==> flow/design.v <==
module USER_PRJ1 #( parameter pADDR_WIDTH   = 12,
                   parameter pDATA_WIDTH   = 32
                 )
(
  output wire                        awready,
  output wire                        arready,
  output wire                        wready,
  output wire                        rvalid,
  output wire  [(pDATA_WIDTH-1) : 0] rdata,
  input  wire                        awvalid,
  input  wire                [11: 0] awaddr,
  input  wire                        arvalid,
  input  wire                [11: 0] araddr,
  input  wire                        wvalid,
  input  wire  [(pDATA_WIDTH-1) : 0] wdata,
  input  wire                        rready,
  input  wire                        ss_tvalid,
  input  wire  [(pDATA_WIDTH-1) : 0] ss_tdata,
  input  wire                        sm_tready,
  output wire                        ss_tready,
  output wire                        sm_tvalid,
  output wire  [(pDATA_WIDTH-1) : 0] sm_tdata,
  input  wire                        axi_clk,
  input  wire                        axi_reset_n
);
wire [3:0]  tap_WE;
wire        tap_EN;
wire [11:0] tap_A;
wire [31:0] tap_Di, tap_Do;
bram11 tap_ram(
    .clk(axi_clk),
    .we(|tap_WE),
    .re(tap_EN),
    .waddr(tap_A),
    .raddr(tap_A),
    .wdi(tap_Di),
    .rdo(tap_Do)
);
wire [3:0]  data_WE;
wire        data_EN;
wire [11:0] data_A;
wire [31:0] data_Di, data_Do;
bram11 data_ram(
    .clk(axi_clk),
    .we(|data_WE),
    .re(data_EN),
    .waddr(data_A),
    .raddr(data_A),
    .wdi(data_Di),
    .rdo(data_Do)
);
fir inst_fir(
    .awready(awready),
    .wready(wready),
    .awvalid(awvalid),
    .awaddr(awaddr),
    .wvalid(wvalid),
    .wdata(wdata),
    .arready(arready),
    .rready(rready),
    .arvalid(arvalid),
    .araddr(araddr),
    .rvalid(rvalid),
    .rdata(rdata),    
    .ss_tvalid(ss_tvalid), 
    .ss_tdata(ss_tdata), 
    .ss_tlast(1'b0),
    .ss_tready(ss_tready), 
    .sm_tready(sm_tready), 
    .sm_tvalid(sm_tvalid), 
    .sm_tdata(sm_tdata), 
    .tap_WE(tap_WE),
    .tap_EN(tap_EN),
    .tap_Di(tap_Di),
    .tap_A(tap_A),
    .tap_Do(tap_Do),
    .data_WE(data_WE),
    .data_EN(data_EN),
    .data_Di(data_Di),
    .data_A(data_A),
    .data_Do(data_Do),
    .axis_clk(axi_clk),
    .axis_rst_n(axi_reset_n)
);
endmodule  
module fir 
#(  parameter pADDR_WIDTH = 12,
    parameter pDATA_WIDTH = 32,
    parameter Tape_Num    = 10  
)
(
    output  wire                     awready,  
    output  wire                      wready,   
    input   wire                     awvalid,  
    input   wire [(pADDR_WIDTH-1):0] awaddr,   
    input   wire                     wvalid,  
    input   wire [(pDATA_WIDTH-1):0] wdata,   
    output  wire                     arready,  
    input   wire                     rready,  
    input   wire                     arvalid,  
    input   wire [(pADDR_WIDTH-1):0] araddr,  
    output  reg                      rvalid,  
    output  reg  [(pDATA_WIDTH-1):0] rdata,   
    input   wire                     ss_tvalid,  
    input   wire [(pDATA_WIDTH-1):0] ss_tdata,  
    input   wire                     ss_tlast,  
    output  reg                      ss_tready,  
    input   wire                     sm_tready,  
    output  reg                      sm_tvalid,  
    output  reg  [(pDATA_WIDTH-1):0] sm_tdata,  
    output  reg                      sm_tlast,  
    output  reg  [3:0]               tap_WE,
    output  wire                     tap_EN,
    output  reg  [(pDATA_WIDTH-1):0] tap_Di,
    output  wire   [(pADDR_WIDTH-1):0] tap_A,
    input   wire [(pDATA_WIDTH-1):0] tap_Do,
    output  reg  [3:0]               data_WE,
    output  wire                     data_EN,
    output  reg  [(pDATA_WIDTH-1):0] data_Di,
    output  wire [(pADDR_WIDTH-1):0] data_A,
    input   wire [(pDATA_WIDTH-1):0] data_Do,
    input   wire                     axis_clk,
    input   wire                     axis_rst_n
);
localparam S_RESET_RAM = 0;
localparam S_COMPUTE = 1;
localparam S_READY = 2;
localparam S_DONE = 3;
localparam S_FIN = 4;
localparam S_WAIT_START = 5;
reg ap_done_w, ap_done_r;
reg ap_idle_w, ap_idle_r;
reg ap_start_w, ap_start_r;
reg rvalid_w;
reg [(pDATA_WIDTH-1):0] rdata_w;
reg read_axil_wait_w, read_axil_wait_r;
reg tap_A_read, tap_A_write;
reg [(pDATA_WIDTH-1):0] data_len_w,data_len_r;
wire [31:0] addr_map_0_data;
reg [3:0] data_A_byte;
reg [3:0] state_w, state_r;
reg [3:0] data_addr_cnt_w, data_addr_cnt_r;
reg [3:0] data_addr_base_w, data_addr_base_r;
reg [(pDATA_WIDTH-1):0] res_w,res_r;
reg last_one_w, last_one_r;
wire [31:0] mac_result;
assign addr_map_0_data = {{29{1'b0}},ap_idle_r,ap_done_r,ap_start_r};
assign tap_EN = 1'b1;
assign data_EN = 1'b1;
assign tap_A =  tap_A_write ? awaddr-64 : 
                tap_A_read ? araddr-64 : data_addr_cnt_r;
assign wready = awvalid && wvalid;
assign awready = awvalid && wvalid;
assign data_A = data_A_byte;
assign arready = 1;
assign mac_result = $signed(res_r) + $signed($signed(data_Do) * $signed(tap_Do));
always @(*) begin
    state_w = state_r;
    case (state_r)
        S_RESET_RAM:begin
            if(data_addr_cnt_r == Tape_Num)begin
                state_w = S_WAIT_START;
            end
        end
        S_WAIT_START:begin
            if(ap_start_r)begin
                state_w = S_READY;
            end
        end
        S_READY:begin
            if(ss_tvalid)begin
                state_w = S_COMPUTE;
            end
        end
        S_COMPUTE:begin
            if(data_addr_cnt_r == Tape_Num+1)begin
                state_w = S_DONE;
            end
        end
        S_DONE:begin
            if(sm_tready)begin
                if(last_one_r) 
                    state_w = S_FIN;
                else
                    state_w = S_READY;
            end
        end
    endcase
end
always @(*) begin
    data_addr_cnt_w = data_addr_cnt_r;
    data_WE = 4'b0000;
    data_Di = 0;
    data_A_byte = 0;
    ap_done_w = ap_done_r;
    ap_idle_w = ap_idle_r;
    data_addr_base_w = data_addr_base_r;
    last_one_w = last_one_r;
    ss_tready = 0;
    sm_tvalid = 0;
    sm_tdata = 0;
    res_w = res_r;
    case (state_r)
        S_RESET_RAM:begin
            data_WE = 4'b1111;
            data_Di = 0;
            data_A_byte = data_addr_cnt_r;
            if (data_addr_cnt_r == Tape_Num)begin
                data_addr_cnt_w = data_addr_cnt_r;
                ap_idle_w = 0;
            end
            else begin
                data_addr_cnt_w = data_addr_cnt_r + 1;
            end
        end
        S_WAIT_START:begin
            data_addr_cnt_w = 0;
        end
        S_READY:begin
            ss_tready = 1;
            res_w = 0;
            if(ss_tvalid)begin
                data_Di = ss_tdata;
                data_WE = 4'b1111;
                data_A_byte = data_addr_base_r;
            end
        end
        S_COMPUTE:begin
            res_w = (data_addr_cnt_r == 0) ? res_r : mac_result;
            data_A_byte = (data_addr_base_r + data_addr_cnt_r > Tape_Num) ? 
                        data_addr_base_r + data_addr_cnt_r - Tape_Num - 1 : 
                        data_addr_base_r + data_addr_cnt_r;
            if(data_addr_cnt_r == Tape_Num+1)begin
                data_addr_cnt_w = 0;
                if(data_addr_base_r == 0)begin
                    data_addr_base_w = Tape_Num;
                end
                else begin
                    data_addr_base_w = data_addr_base_r - 1;
                end
                if(ss_tlast)begin
                    ap_done_w = 1;
                    ap_idle_w = 1;
                end
            end
            else begin
                data_addr_cnt_w = data_addr_cnt_r + 1;
            end
        end
        S_DONE:begin
            sm_tvalid = 1;
            sm_tdata = res_r;
            if(sm_tready)begin
                res_w = 0;
                last_one_w = ss_tlast;
            end
        end
        S_FIN:begin
        end
    endcase
end
always @(*) begin
    tap_A_write = 0;
    tap_Di = 0;
    tap_WE = 0;
    ap_start_w = 0;
    data_len_w = data_len_r;
    if(awvalid && wvalid)begin
        if(awaddr >= 64)begin
            tap_A_write = 1;
            tap_Di = wdata;
            tap_WE = 4'b1111;
        end
        else begin
            if (awaddr == 0)begin
                ap_start_w = 1;
            end
            else begin  
                data_len_w = wdata;
            end
        end
    end
end
always @(*) begin
    rvalid_w = 0;
    rdata_w = 0;
    read_axil_wait_w = 0;
    tap_A_read = 0;
    if(arvalid)begin
        if(araddr == 0)begin
            rdata_w = addr_map_0_data;
            rvalid_w = 1;
        end
        else begin
            if(read_axil_wait_r == 0) begin
                read_axil_wait_w = 1;
                tap_A_read = 1;
            end
            else begin
                rdata_w = tap_Do;
                rvalid_w = 1;
            end
        end
    end
end
always @(posedge axis_clk or negedge axis_rst_n) begin
    if(!axis_rst_n) begin
        ap_done_r <= 1'b0;
        ap_idle_r <= 1'b1;  
        ap_start_r <= 1'b0;
        rdata <= 0;
        rvalid <= 0;
        read_axil_wait_r <= 0;
        data_len_r <= 0;
        data_addr_cnt_r <= 0;
        state_r <= S_RESET_RAM;
        data_addr_base_r <= Tape_Num;
        res_r <= 0;
        last_one_r <= 0;
    end 
    else begin
        ap_done_r <= ap_done_w;
        ap_idle_r <= ap_idle_w;
        ap_start_r <= ap_start_w;
        rdata <= rdata_w;
        rvalid <= rvalid_w;
        read_axil_wait_r <= read_axil_wait_w;
        data_len_r <= data_len_w;
        data_addr_cnt_r <= data_addr_cnt_w;
        state_r <= state_w;
        data_addr_base_r <= data_addr_base_w;
        res_r <= res_w;
        last_one_r <= last_one_w;
    end
end
endmodule
module bram11 (clk, we, re, waddr, raddr, wdi, rdo);
    parameter ADDR_WIDTH = 12;
    parameter SIZE = 11;
    parameter BIT_WIDTH = 32;
    input                          clk;
    input                          we, re;
    input [ADDR_WIDTH-1:0]         waddr, raddr;
    input [BIT_WIDTH-1:0]          wdi;
    output reg [BIT_WIDTH-1:0]     rdo;
    reg [BIT_WIDTH-1:0] RAM [SIZE-1:0];
    wire [BIT_WIDTH-1:0] ram0 = RAM[0];
    wire [BIT_WIDTH-1:0] ram1 = RAM[1];
    wire [BIT_WIDTH-1:0] ram2 = RAM[2];
    wire [BIT_WIDTH-1:0] ram3 = RAM[3];
    wire [BIT_WIDTH-1:0] ram4 = RAM[4];
    wire [BIT_WIDTH-1:0] ram5 = RAM[5];
    wire [BIT_WIDTH-1:0] ram6 = RAM[6];
    wire [BIT_WIDTH-1:0] ram7 = RAM[7];
    wire [BIT_WIDTH-1:0] ram8 = RAM[8];
    wire [BIT_WIDTH-1:0] ram9 = RAM[9];
    wire [BIT_WIDTH-1:0] ram10 = RAM[10];
    always @(posedge clk)begin
        if(re) rdo <= RAM[raddr];
    end
    always @(posedge clk)begin
        if(we) RAM[waddr] <= wdi;
    end
endmodule
* From RTL to reports: USER_PRJ1
What the tools print for USER_PRJ1, step after step.
Lines are those of the file above, counted from 1.
Operators carry their Yosys type and port widths (W data, S select, Z words).
Library cell names are shortened.
Not given: -
- Design top :: USER_PRJ1
- Clock :: axi_clk
- Standard-cell library :: sky130hd
- Corner :: tt_025C_1v80

* Word level
Yosys after proc, flatten, opt, wreduce and memory -nomap, before mapping. Memory bits, and registers merged into a memory's read port (data or address), are not among the register bits. Print and check cells are not counted. Equal cells are merged and count once.
Yosys's memory passes give these memory sizes; they may raise the number of words (mostly to a power of two), join words into wider ones and drop unused or constant bits.
- RAM bits :: 704
- Cells after elaboration :: 100
- Bits in read-only memories :: 0
- Memories :: 2
- Bits of input ports :: 96
- Register bits :: 80
- Clocked read ports x word width :: 64
- Latch bits :: 0
- Output and inout bits :: 70
- Shift-type cells :: 0
- Div/mod/pow operators :: 0
- Reductions and logical operators :: 16
- Equal/unequal tests :: 13
- Multiply operators :: 1
- Order comparisons :: 2
- Add/subtract/negate cells :: 8
- Mux-type cells :: 49
- Bitwise logic cells :: 0
** Memories
- data_ram.RAM :: depth 11, bits a word 32, read ports 1, wr ports 1, RTL line 346 : reg [BIT_WIDTH-1:0] RAM [SIZE-1:0];
- tap_ram.RAM :: depth 11, bits a word 32, read ports 1, wr ports 1, RTL line 346
** Operators with widths (number)
- $mul A32 B32 Y32 :: 1
- $mux W32 :: 12
- $pmux W32 S3 :: 1
- $mux W4 :: 17
- $add A32 B32 Y32 :: 1
- $logic_not A12 Y1 :: 2
- $pmux W4 S3 :: 2
- $pmux W4 S5 :: 1
- $sub A4 B1 Y4 const B :: 4
- $mux W1 :: 15
- $ge A12 B7 Y1 const B :: 1
- $logic_not A4 Y1 :: 3
- $ne A2 B2 Y1 const B :: 4
- $eq A4 B2 Y1 const B :: 2
- $eq A4 B4 Y1 const B :: 2
- $reduce_or A4 Y1 :: 2
- $pmux W4 S2 :: 1
- $ne A2 B1 Y1 const B :: 3
- $reduce_and A2 Y1 :: 3
- $reduce_bool A3 Y1 :: 2
- $reduce_and A6 Y1 :: 1
- $add A4 B4 Y5 :: 1
- $gt A5 B4 Y1 const B :: 1
- $reduce_bool A5 Y1 :: 1
- $add A4 B1 Y4 const B :: 1
- $eq A4 B1 Y1 const B :: 1
- $eq A4 B3 Y1 const B :: 1
- $sub A4 B4 Y4 const B :: 1
Other operator kinds: 2; their cells: 2.

* Longest topological paths
Depth = most cells in a row (Yosys ltp): at word level without a register or memory, in the mapped netlist without a sequential cell, where the memories' decode and read muxes count.
- Depth in word-level cells :: 6
- ABC_AREA :: 0
- Mapped depth :: 29
- Gate-level depth less buffers :: 27

* After synthesis
The flow's flattened synthesis, as Yosys stat reports it; memories are mapped. The netlist is that of the ABC_AREA named above (0 if unset); the other value can give another one.
- Mapped cells :: 4046
- Buffer cells :: 220
- Area of sequential cells :: 24453.5 µm²
- Mapped flip-flops :: 849
- Cell area after synthesis :: 49613.8 µm²
** Cell types
- edfxtp_1 :: number 704, area in all 2.11E+04 µm²
- fa_1 :: number 439, area in all 8.79E+03 µm²
- and2_1 :: number 384, area in all 2.4E+03 µm²
- nand2_1 :: number 602, area in all 2.26E+03 µm²
- ha_1 :: number 161, area in all 2.01E+03 µm²
- inv_1 :: number 535, area in all 2.01E+03 µm²
- dfrtp_1 :: number 77, area in all 1.93E+03 µm²
- mux4_2 :: number 64, area in all 1.44E+03 µm²
- dfxtp_1 :: number 64, area in all 1.28E+03 µm²
- mux2i_1 :: number 103, area in all 1.03E+03 µm²
- clkbuf_1 :: number 177, area in all 664.387 µm²
- xnor2_1 :: number 71, area in all 621.846 µm²
- o21ai_0 :: number 97, area in all 485.466 µm²
- and3_1 :: number 69, area in all 431.664 µm²
- nand3_1 :: number 77, area in all 385.37 µm²
- a21oi_1 :: number 67, area in all 335.322 µm²
- o221ai_1 :: number 32, area in all 280.269 µm²
- nor2_1 :: number 73, area in all 274.013 µm²
Other cell types: 44; their cells: 250.
The figures by module come from a second, unflattened synthesis with its own total; it is not the netlist above.
- Cells (unflattened synthesis) :: 3958
- Area (unflattened synthesis) :: 51725.9 µm²
Rows give one instance, submodules left out.
** By module
- bram11 :: sequential area 11531.1 µm², cells 770, area 14963.1 µm², times used 2
- fir :: sequential area 2082.0 µm², cells 2415, area 21780.9 µm², times used 1
- USER_PRJ1 :: sequential area 0.0 µm², cells 3, area 18.8 µm², times used 1

* Path before layout
OpenSTA on the mapped netlist: ideal clock, no wires. The path of least setup slack (recovery checks aside). Input and output delay are each 20% of the period. Register names are those of the netlist, which keeps one name where synthesis merged equal registers.
- Path kind :: in2reg
- From :: input port araddr[0]
- To :: memory tap_ram.RAM[0][0]
- Path buffers :: 2
- Setup time :: 0.502 ns
- Launch time at the first pin :: 1.800 ns
- Required time :: 8.498 ns
- Arrival :: 6.525 ns
- Input delay :: 1.800 ns
- Path delay :: 5.227 ns
- Slack :: 1.973 ns
- Stages on the path :: 10
- Period :: 9.0 ns
- Period reached after synthesis :: 7.027 ns
"path delay" is the arrival time less input delay plus setup time.
"stages on the path" counts driving pins, that of a launching flip-flop among them; a cell with two outputs on the path counts twice.
"period reached after synthesis" is the clock period less the worst setup slack; recovery checks do not enter. This is arithmetic on one report: input and output delays are still those of the set period (20% each).
Between the ends stands the longest chain of elaborated cells between them, by number of cells; it is not shown to be the way that was timed. Of several equally long chains one is given.
A line is the first line of the expression or statement that the cell stems from. Yosys adds cells for indexed reads and writes and turns some case tables into memories.
- Path through :: nor4_1 -> a31oi_1 -> and2_1 -> buf_2 -> mux2i_1 -> nor2_1 -> a21oi_2 -> buf_2 -> nand2_1 -> nor4_1
- Cells in the longest elaborated chain :: 6
- Elaborated cells on any way between the ends :: 7
- RTL lines with such cells :: 5
- Those cells by class :: 1 x add/sub; 5 x mux; 1 x reduce/logical
** RTL lines, path post-synthesis
- start, declared :: RTL line 13 : input  wire                [11: 0] araddr,
- $logic_not A12 Y1 :: RTL line 290 : if(araddr == 0)begin
- $mux W1 :: RTL line 290
- $mux W1 :: RTL line 289 : if(arvalid)begin
- $mux W4 :: RTL line 151 : tap_A_read ? araddr-64 : data_addr_cnt_r;
- $mux W4 :: RTL line 150 : assign tap_A =  tap_A_write ? awaddr-64 :
- $mux W4 :: RTL line 362 : if(we) RAM[waddr] <= wdi;
- end, declared :: RTL line 346 : reg [BIT_WIDTH-1:0] RAM [SIZE-1:0];
Nets of the timed path that keep an RTL name, with a line that drives or declares them; the list need not be complete.
** Named nets, post-synthesis (RTL line)
- inst_fir.read_axil_wait_w :: 289

* Timing after layout
Path of least setup slack in the final report of run 1 (OpenROAD, finished layout, wires in). Where an end is a register, its clock arrival counts in the times.
- Path kind :: reg2reg
- From :: register data_ram.rdo[9]
- To :: register inst_fir.res_r[31]
- Period :: 8.59 ns
- Launch time at the first pin :: 0.68 ns
- Setup time :: 0.10 ns
- Required time :: 9.16 ns
- Path buffers :: 0
- Arrival :: 8.62 ns
- Stages on the path :: 27
- Slack :: 0.54 ns
Between the ends stands the longest chain of elaborated cells between them, by number of cells; it is not shown to be the way that was timed. Of several equally long chains one is given.
- Path through :: dfxtp_1 -> and2_1 -> fa_1 -> fa_1 -> inv_1 -> fa_1 -> inv_1 -> fa_1 -> inv_1 -> fa_1 -> inv_1 -> fa_1 -> fa_1 -> inv_1 -> fa_1 -> inv_1 -> ha_1 -> and3_1 -> nand4_1 -> nor4_1 -> nand4_1 -> a31oi_1 -> o21a_1 -> o21a_1 -> o21ai_0 -> and3_1 -> o31ai_1
- Cells in the longest elaborated chain :: 4
- Elaborated cells on any way between the ends :: 4
- RTL lines with such cells :: 3
- Those cells by class :: 1 x add/sub; 1 x mul; 2 x mux
** RTL lines, path after layout
- start, declared :: RTL line 345 : output reg [BIT_WIDTH-1:0]     rdo;
- $mul A32 B32 Y32 :: RTL line 156 : assign mac_result = $signed(res_r) + $signed($signed(data_Do) * $signed(tap_Do));
- $add A32 B32 Y32 :: RTL line 156
- $mux W32 :: RTL line 229 : res_w = (data_addr_cnt_r == 0) ? res_r : mac_result;
- $pmux W32 S3 :: RTL line 203 : case (state_r)
- end, assigned :: RTL line 318 : res_r <= 0;
- end, assigned :: RTL line 332 : res_r <= res_w;
- end, declared :: RTL line 144 : reg [(pDATA_WIDTH-1):0] res_w,res_r;

--- measured runs ---
Module USER_PRJ1, platform sky130hd: 5 stored runs of the flow (Yosys, OpenROAD) with differing settings, in no particular order. Input and output delays are each 20% of the period that was set; the output load is 0.01 pF.

** Run 1
- Settings :: period_ns=8.59; CAP_MARGIN=20; CORE_MARGIN=2; CORE_UTILIZATION=40; SLEW_MARGIN=20
- Area inside the die boundary :: 126,868.0 µm²
- Netlist area reported by Yosys :: 49,613.8 µm²
- Smallest setup slack :: 0.538 ns
- Post-layout utilization :: 0.457
- Setup TNS :: 0.000 ns

** Run 2
- Settings :: CELL_PAD_IN_SITES_GLOBAL_PLACEMENT=3; CORE_MARGIN=9; CORE_UTILIZATION=24; GPL_ROUTABILITY_DRIVEN=0; MAX_ROUTING_LAYER=met5; MIN_ROUTING_LAYER=met2; PLACE_DENSITY_LB_ADDON=0.08; SLEW_MARGIN=25; TNS_END_PERCENT=25; period_ns=4.8; CAP_MARGIN=20
- Area inside the die boundary :: 223,417.0 µm²
- Netlist area reported by Yosys :: 49,613.8 µm²
- Smallest setup slack :: -2.378 ns
- Post-layout utilization :: 0.306
- Setup TNS :: -37.816 ns

** Run 3
- Settings :: CORE_UTILIZATION=31; period_ns=8.59; CAP_MARGIN=20; CORE_MARGIN=2; SLEW_MARGIN=20
- Area inside the die boundary :: 163,260.0 µm²
- Netlist area reported by Yosys :: 49,613.8 µm²
- Smallest setup slack :: 0.423 ns
- Post-layout utilization :: 0.359
- Setup TNS :: 0.000 ns

** Run 4
- Settings :: CELL_PAD_IN_SITES_DETAIL_PLACEMENT=1; CELL_PAD_IN_SITES_GLOBAL_PLACEMENT=2; CORE_UTILIZATION=30; CTS_CLUSTER_SIZE=20; GPL_ROUTABILITY_DRIVEN=0; MAX_ROUTING_LAYER=met5; MIN_ROUTING_LAYER=met1; PLACE_DENSITY_LB_ADDON=0.15; TNS_END_PERCENT=10; period_ns=5.48; CAP_MARGIN=20; CORE_MARGIN=2; SLEW_MARGIN=20
- Area inside the die boundary :: 168,650.0 µm²
- Netlist area reported by Yosys :: 49,613.8 µm²
- Smallest setup slack :: -1.561 ns
- Post-layout utilization :: 0.367
- Setup TNS :: -23.115 ns

** Run 5
- Settings :: CAP_MARGIN=30; CORE_MARGIN=10; CORE_UTILIZATION=34; CTS_CLUSTER_DIAMETER=390; CTS_CLUSTER_SIZE=57; HOLD_SLACK_MARGIN=0.2; SLEW_MARGIN=40; period_ns=9.0
- Area inside the die boundary :: 161,604.0 µm²
- Netlist area reported by Yosys :: 49,613.8 µm²
- Smallest setup slack :: 0.643 ns
- Post-layout utilization :: 0.374
- Setup TNS :: 0.000 ns
--- end ---
